==> flow/design.v <==
module APB_MASTER(PCLK,PRESETn,PREADY,ST,WEN,APB_WADRS,APB_RADRS,APB_WDATA,PRDATA,PSEL,PLSVERR,PENABLE,PWRITE,PADDR,PWDATA,APB_RDATA_OUT);
input ST,WEN;
input [8:0] APB_WADRS,APB_RADRS;
input [7:0] APB_WDATA;
output [7:0] APB_RDATA_OUT;
input PCLK,PRESETn,PREADY;
input [7:0] PRDATA;
output reg PSEL,PLSVERR;
output reg PENABLE,PWRITE;
output reg [8:0] PADDR;
output reg [7:0] PWDATA;
reg [1:0] PS,NS;
localparam  IDLE=2'b00,
            SETUP=2'b01,
            ACCESS=2'b10;
reg setup_error;
reg invalid_setup_error;
reg [7:0] rdata;
assign APB_RDATA_OUT = rdata;
always @(posedge PCLK)
begin
    if(!PRESETn)
        PS<=IDLE;
    else
        PS<=NS;
end
always @(*)
begin
    case(PS)
        IDLE:
        begin
            if(ST)
            begin
                NS=SETUP;
            end
            else
            begin
                NS=IDLE;
            end
        end
        SETUP:
        begin
            NS=ACCESS;
        end
        ACCESS:
        begin
            if(!PREADY)
                NS=ACCESS;
            else
            begin
                if(ST)
                    NS=SETUP;
                else
                    NS=IDLE;
            end
        end
        default:NS=IDLE;
    endcase
end
always @(posedge PCLK)
begin
    if(!PRESETn)
    begin
        PSEL     <= 0;
        PENABLE  <= 0;
        PWRITE   <= 0;
        PADDR    <= 0;
        PWDATA   <= 0;
    end
    else
    case(NS)
        IDLE:
        begin
            PSEL     <= 0;
            PENABLE  <= 0;
            PWRITE   <= 0;
            PADDR    <= 0;
            PWDATA   <= 0;
        end
        SETUP:
        begin
            PSEL    <= 1;
            PENABLE <= 0;
            PWRITE  <= WEN;
            PADDR   <= WEN ? APB_WADRS : APB_RADRS;
            PWDATA  <= APB_WDATA;
        end
        ACCESS:
        begin
            PSEL    <= 1;
            PENABLE <= 1;
        end
        default:
        begin
            PSEL     <= 0;
            PENABLE  <= 0;
            PWRITE   <= 0;
            PADDR    <= 0;
            PWDATA   <= 0;
        end
    endcase
end
always @(posedge PCLK)
begin
    if(!PRESETn)
        rdata <= 0;
    else if (PS == ACCESS && !PWRITE && PREADY)
        rdata <= PRDATA;
end
always @(*)
begin
    if (PADDR > 9'h03F)
        setup_error = 1'b1;
    else
        setup_error = 1'b0;
    invalid_setup_error = setup_error;
end
always @(posedge PCLK)
begin
    if(!PRESETn)
        PLSVERR <= 0;
    else
        PLSVERR <= invalid_setup_error;
end
endmodule
module APB_SLAVE(
 input PCLK,PRESETn,
 input PSEL,PENABLE,PWRITE,
 input [7:0]PADDR,PWDATA,
 output [7:0]PRDATA,
 output reg PREADY );
reg [7:0] mem [0:63];
assign PRDATA = (PADDR < 8'd64) ? mem[PADDR[5:0]] : 8'h00;
always @(*)
begin
 if(!PRESETn)
      PREADY = 0;
 else if(PSEL && PENABLE)
      PREADY = 1;
 else
      PREADY = 0;
end
always @(posedge PCLK)
begin
 if(PREADY && PWRITE && (PADDR < 8'd64))
      mem[PADDR[5:0]] <= PWDATA;
end
endmodule
module APB_TOP(
    input PCLK, PRESETn,
    input ST, WEN,
    input [8:0] APB_WADRS, APB_RADRS,
    input [7:0] APB_WDATA,
    output [7:0] APB_RDATA_OUT,
    output PSLVERR
);
    wire PSEL, PENABLE, PWRITE, PREADY;
    wire [8:0] PADDR;
    wire [7:0] PWDATA, PRDATA;
    APB_MASTER MASTER_INST (
        .PCLK(PCLK),
        .PRESETn(PRESETn),
        .PREADY(PREADY),
        .ST(ST),
        .WEN(WEN),
        .APB_WADRS(APB_WADRS),
        .APB_RADRS(APB_RADRS),
        .APB_WDATA(APB_WDATA),
        .PRDATA(PRDATA),
        .PSEL(PSEL),
        .PLSVERR(PSLVERR),
        .PENABLE(PENABLE),
        .PWRITE(PWRITE),
        .PADDR(PADDR),
        .PWDATA(PWDATA),
        .APB_RDATA_OUT(APB_RDATA_OUT)
    );
    APB_SLAVE SLAVE_INST (
        .PCLK(PCLK),
        .PRESETn(PRESETn),
        .PSEL(PSEL),
        .PENABLE(PENABLE),
        .PWRITE(PWRITE),
        .PADDR(PADDR[7:0]),  
        .PWDATA(PWDATA),
        .PRDATA(PRDATA),
        .PREADY(PREADY)
    );
endmodule
## Tool chain data of APB_TOP

Tool output for the design above, in the order of the flow.
Line numbers count from 1 in the design file above.
Operators: Yosys type, input widths -> output width; for muxes data width and select width s.
Cell names lack the library's common part.
The mark - stands for no value.

| set-up | value |
|---|---|
| design top | APB_TOP |
| clock | PCLK |
| cell library | sky130hd |
| library corner | tt_025C_1v80 |

## After elaboration

Yosys after proc, flatten, opt, wreduce and memory -nomap, before mapping. Print and check cells are not counted. Equal cells are merged and count once.
Memory sizes are those after Yosys's memory passes, which may raise the word count (mostly to a power of two), join words into wider ones and drop unused or constant bits.

| cells by class | value |
|---|---|
| equality and inequality tests | 4 |
| reductions and logical operators | 8 |
| mux-type cells | 18 |
| order comparisons | 2 |

Operators with widths:

| kind | count |
|---|---|
| $pmux 9 s2 | 1 |
| $mux 6 | 3 |
| $pmux 8 s2 | 1 |
| $mux 8 | 2 |
| $gt 9x6->1 const B | 1 |
| $mux 9 | 1 |
| $lt 8x7->1 const B | 1 |
| $mux 1 | 7 |
| $pmux 2 s3 | 1 |
| $logic_and 1x1->1 | 5 |
| $eq 2x1->1 const B | 2 |
| $eq 2x2->1 const B | 2 |
| $logic_not 2->1 | 1 |
| $reduce_or 2->1 | 1 |
| $pmux 1 s2 | 1 |
| $mux 2 | 1 |
| $logic_not 1->1 | 1 |

| bit counts | value |
|---|---|
| output and inout port bits | 9 |
| memories | 1 |
| bits in registers | 31 |
| word-level cells | 41 |
| input port bits | 30 |
| bits in writable memories | 512 |
| clocked read ports x word width | 8 |

Memory list:

| memory | words | bits a word | rd ports | wr ports | line | RTL |
|---|---|---|---|---|---|---|
| SLAVE_INST.mem | 64 | 8 | 1 | 1 | 132 | `reg [7:0] mem [0:63];` |

## Longest topological paths

Depth = most cells in a row (Yosys ltp): at word level without a register or memory, in the mapped netlist without a sequential cell, where the memories' decode and read muxes count.

| logic depth | value |
|---|---|
| word-level depth | 9 |
| ABC_AREA | 1 |
| gate-level depth with buffers | 14 |
| mapped depth without buffers | 12 |

## Mapped cells and area

Yosys stat after the flow's synthesis: flattened, memories mapped to cells. It holds for the ABC_AREA given above (unset counts as 0); a run with the other value may have another netlist.

Cell types:

| type | count | total area (um2) |
|---|---|---|
| edfxtp_1 | 512 | 1.54E+04 |
| nand2_1 | 680 | 2.55E+03 |
| nand3_1 | 447 | 2.24E+03 |
| dfxtp_1 | 38 | 760.73 |
| nor2_1 | 75 | 281.52 |
| buf_6 | 24 | 270.259 |
| buf_2 | 47 | 235.226 |
| inv_1 | 26 | 97.594 |
| mux2i_1 | 9 | 90.086 |
| clkbuf_1 | 19 | 71.318 |
| buf_4 | 9 | 67.565 |
| o21ai_0 | 11 | 55.053 |
| a21oi_2 | 6 | 52.55 |
| o22ai_1 | 8 | 50.048 |
| buf_1 | 12 | 45.043 |
| ha_1 | 2 | 25.024 |
| a21oi_1 | 4 | 20.019 |
| buf_12 | 1 | 20.019 |

Not listed: further types 6, cells in them 7.

| synthesis totals | value |
|---|---|
| buffers | 113 |
| mapped cells | 1937 |
| flip-flops | 550 |
| mapped area | 22363.9 um2 |
| area of sequential cells | 16135.5 um2 |

## Worst setup path after synthesis

Path of least setup slack by OpenSTA after synthesis, without wires, with an ideal clock, recovery checks aside; 20% of the period is set as input and as output delay. Where synthesis merged equal registers, the netlist keeps one of their names.

| path post-synthesis | value |
|---|---|
| kind | input to register |
| start point | input port PRESETn |
| end point | memory SLAVE_INST.mem[11][0] |
| data required time | 2330 ps |
| driving pins on the path | 6 |
| path delay | 1417 ps |
| clock period | 2700 ps |
| path slack | 742 ps |
| arrival | 1587 ps |
| period reached after synthesis | 1958 ps |

"path delay" is the arrival time less input delay plus setup time.
"driving pins on the path" counts driving pins, that of a launching flip-flop among them; a cell with two outputs on the path counts twice.
"period reached after synthesis" is the clock period less the worst setup slack; recovery checks do not enter. This is arithmetic on one report: input and output delays are still those of the set period (20% each).
The rows between start and end are the longest chain of elaborated cells between them; the timing report does not say that the signal goes this way. Where chains are equally long, one stands for them.
Each line given opens the expression or statement behind the cell; cells for indexed reads and writes are added by Yosys, which also makes memories of some case tables.
The path ends at the enable pin of a flip-flop; only ways to that pin are counted.

| between the ends, post-synthesis | value |
|---|---|
| cells stage by stage | inv_2 nor2_1 nand3_1 nor2_1 nand3_1 nor2_1 |
| length of the longest elaborated chain | 4 |

Ends and longest elaborated chain, post-synthesis:

| element | line | RTL |
|---|---|---|
| start, declared | 150 | `input PCLK, PRESETn,` |
| $mux 1 | 136 | `if(!PRESETn)` |
| $logic_and 1x1->1 x2 | 145 | `if(PREADY && PWRITE && (PADDR < 8'd64))` |
| $mux 6 | 145 |  |
| end, declared | 132 | `reg [7:0] mem [0:63];` |

## Worst path after layout

From the final timing report of run 1: the path of least setup slack in the routed layout; clock arrival at registers is part of the times.
The report prints the path's times to 10 ps; the period is as set.

| path post-layout | value |
|---|---|
| kind | register to register |
| start point | register (no name shown) |
| end point | register MASTER_INST.rdata[3] |
| data required time | 2400 ps |
| path slack | -260 ps |
| driving pins on the path | 15 |
| clock period | 1930 ps |
| arrival | 2660 ps |

| between the ends, post-layout | value |
|---|---|
| cells stage by stage | dfxtp_2 buf_12 clkinv_16 buf_16 clkbuf_16 nand2_2 nand3_4 nand3_4 nand2_2 nand2_1 nand3_2 nand3_2 nand2_4 nand2_2 a21oi_2 |

Ends and longest elaborated chain, post-layout:

| element | line | RTL |
|---|---|---|
| end, assigned | 106 | `rdata <= 0;` |
| end, assigned | 108 | `rdata <= PRDATA;` |
| end, declared | 18 | `reg [7:0] rdata;` |

No chain of elaborated cells between the ends is given.

Add stored flow runs of APB_TOP

Design APB_TOP on sky130hd. What follows are 6 stored runs of the flow, each under its own settings; their order means nothing. The constraints put input and output delay at 20% of the set period each and load the outputs with 0.01 pF.
"clock period reached" is the run's clock period less its worst setup slack. It is reckoned from that one timing run; input and output delays stay at 20% of the period that was set.
"worst path time" means the part of the period allowed to the worst setup path (the constraints hold back 20% at inputs and 20% at outputs) less its slack; where the path has registers, the arrival times of their clocks count too.
"overall power" is the tool's figure for a default switching activity; nothing was simulated.
"worst path time" is given in steps of 10 ps.
Settings: . = not set for that run.
A result given as . is not shown for that run.

| run name | ABC_AREA | CELL_PAD_IN_SITES_DETAIL_PLACEMENT | CELL_PAD_IN_SITES_GLOBAL_PLACEMENT | CORE_UTILIZATION | GPL_ROUTABILITY_DRIVEN | GPL_TIMING_DRIVEN | MIN_ROUTING_LAYER | PLACE_DENSITY_LB_ADDON | SETUP_SLACK_MARGIN | period_ns | CAP_MARGIN | CORE_MARGIN | SLEW_MARGIN | CTS_CLUSTER_DIAMETER | CTS_CLUSTER_SIZE | MAX_ROUTING_LAYER | PLACE_DENSITY | TNS_END_PERCENT | CORE_ASPECT_RATIO | HOLD_SLACK_MARGIN | clock period reached (ps) | die outline area (um2) | standard-cell area after layout (um2) | summed negative setup slack (ps) | mapped cell area after synthesis (um2) | worst path time (ps) | worst setup path type | worst setup slack after layout (ps) | overall power (W) | final worst hold slack (ps) |
|---|---|---|---|---|---|---|---|---|---|---|---|---|---|---|---|---|---|---|---|---|---|---|---|---|---|---|---|---|---|---|
| run 1 | 1 | 2 | 3 | 28 | 1 | 0 | met2 | 0.13 | -0.02 | 1.93 | 20 | 2 | 20 | . | . | . | . | . | . | . | 2189 | 82148.2 | 31330.0 | -2043 | 22363.9 | 2190 | register to register | -259 | 0.027732 | 255 |
| run 2 | 1 | . | . | 35 | . | . | met2 | . | . | 1.73 | 20 | 7 | 20 | 125 | 61 | met5 | 0.75 | 75 | . | . | 2048 | 71171.6 | 28135.7 | -88066 | 22363.9 | 2050 | register to register | -318 | 0.021692 | 257 |
| run 3 | 0 | 0 | 3 | 70 | 0 | . | met2 | . | 1.0 | 2.7 | 5 | 2 | 5 | 294 | . | . | . | 5 | 0.61 | -0.1 | . | . | . | . | . | . | . | . | . | . |
| run 4 | 1 | . | 3 | 58 | 0 | 0 | met2 | 0.24 | 0.32 | 2.7 | 0 | 5 | 40 | . | 71 | met4 | . | 80 | 0.66 | 0.03 | . | . | . | . | . | . | . | . | . | . |
| run 5 | 1 | . | 3 | 40 | . | 0 | met2 | 0.24 | . | 2.7 | 0 | 5 | 40 | . | 71 | met4 | . | 80 | 0.66 | 0.03 | . | . | . | . | . | . | . | . | . | . |
| run 6 | . | . | . | 71 | . | 1 | . | 0.03 | 0.25 | 2.39 | 20 | 2 | 20 | . | . | . | . | . | . | . | 2522 | 31334.3 | 25329.3 | -325 | 21252.9 | 2520 | register to register | -132 | 0.018726 | 481 |

Run 3: stopped before the end: placement reported GPL-0301
Run 4: stopped before the end: placement reported FLW-0024
Run 5: stopped before the end: routing reported GRT-0116
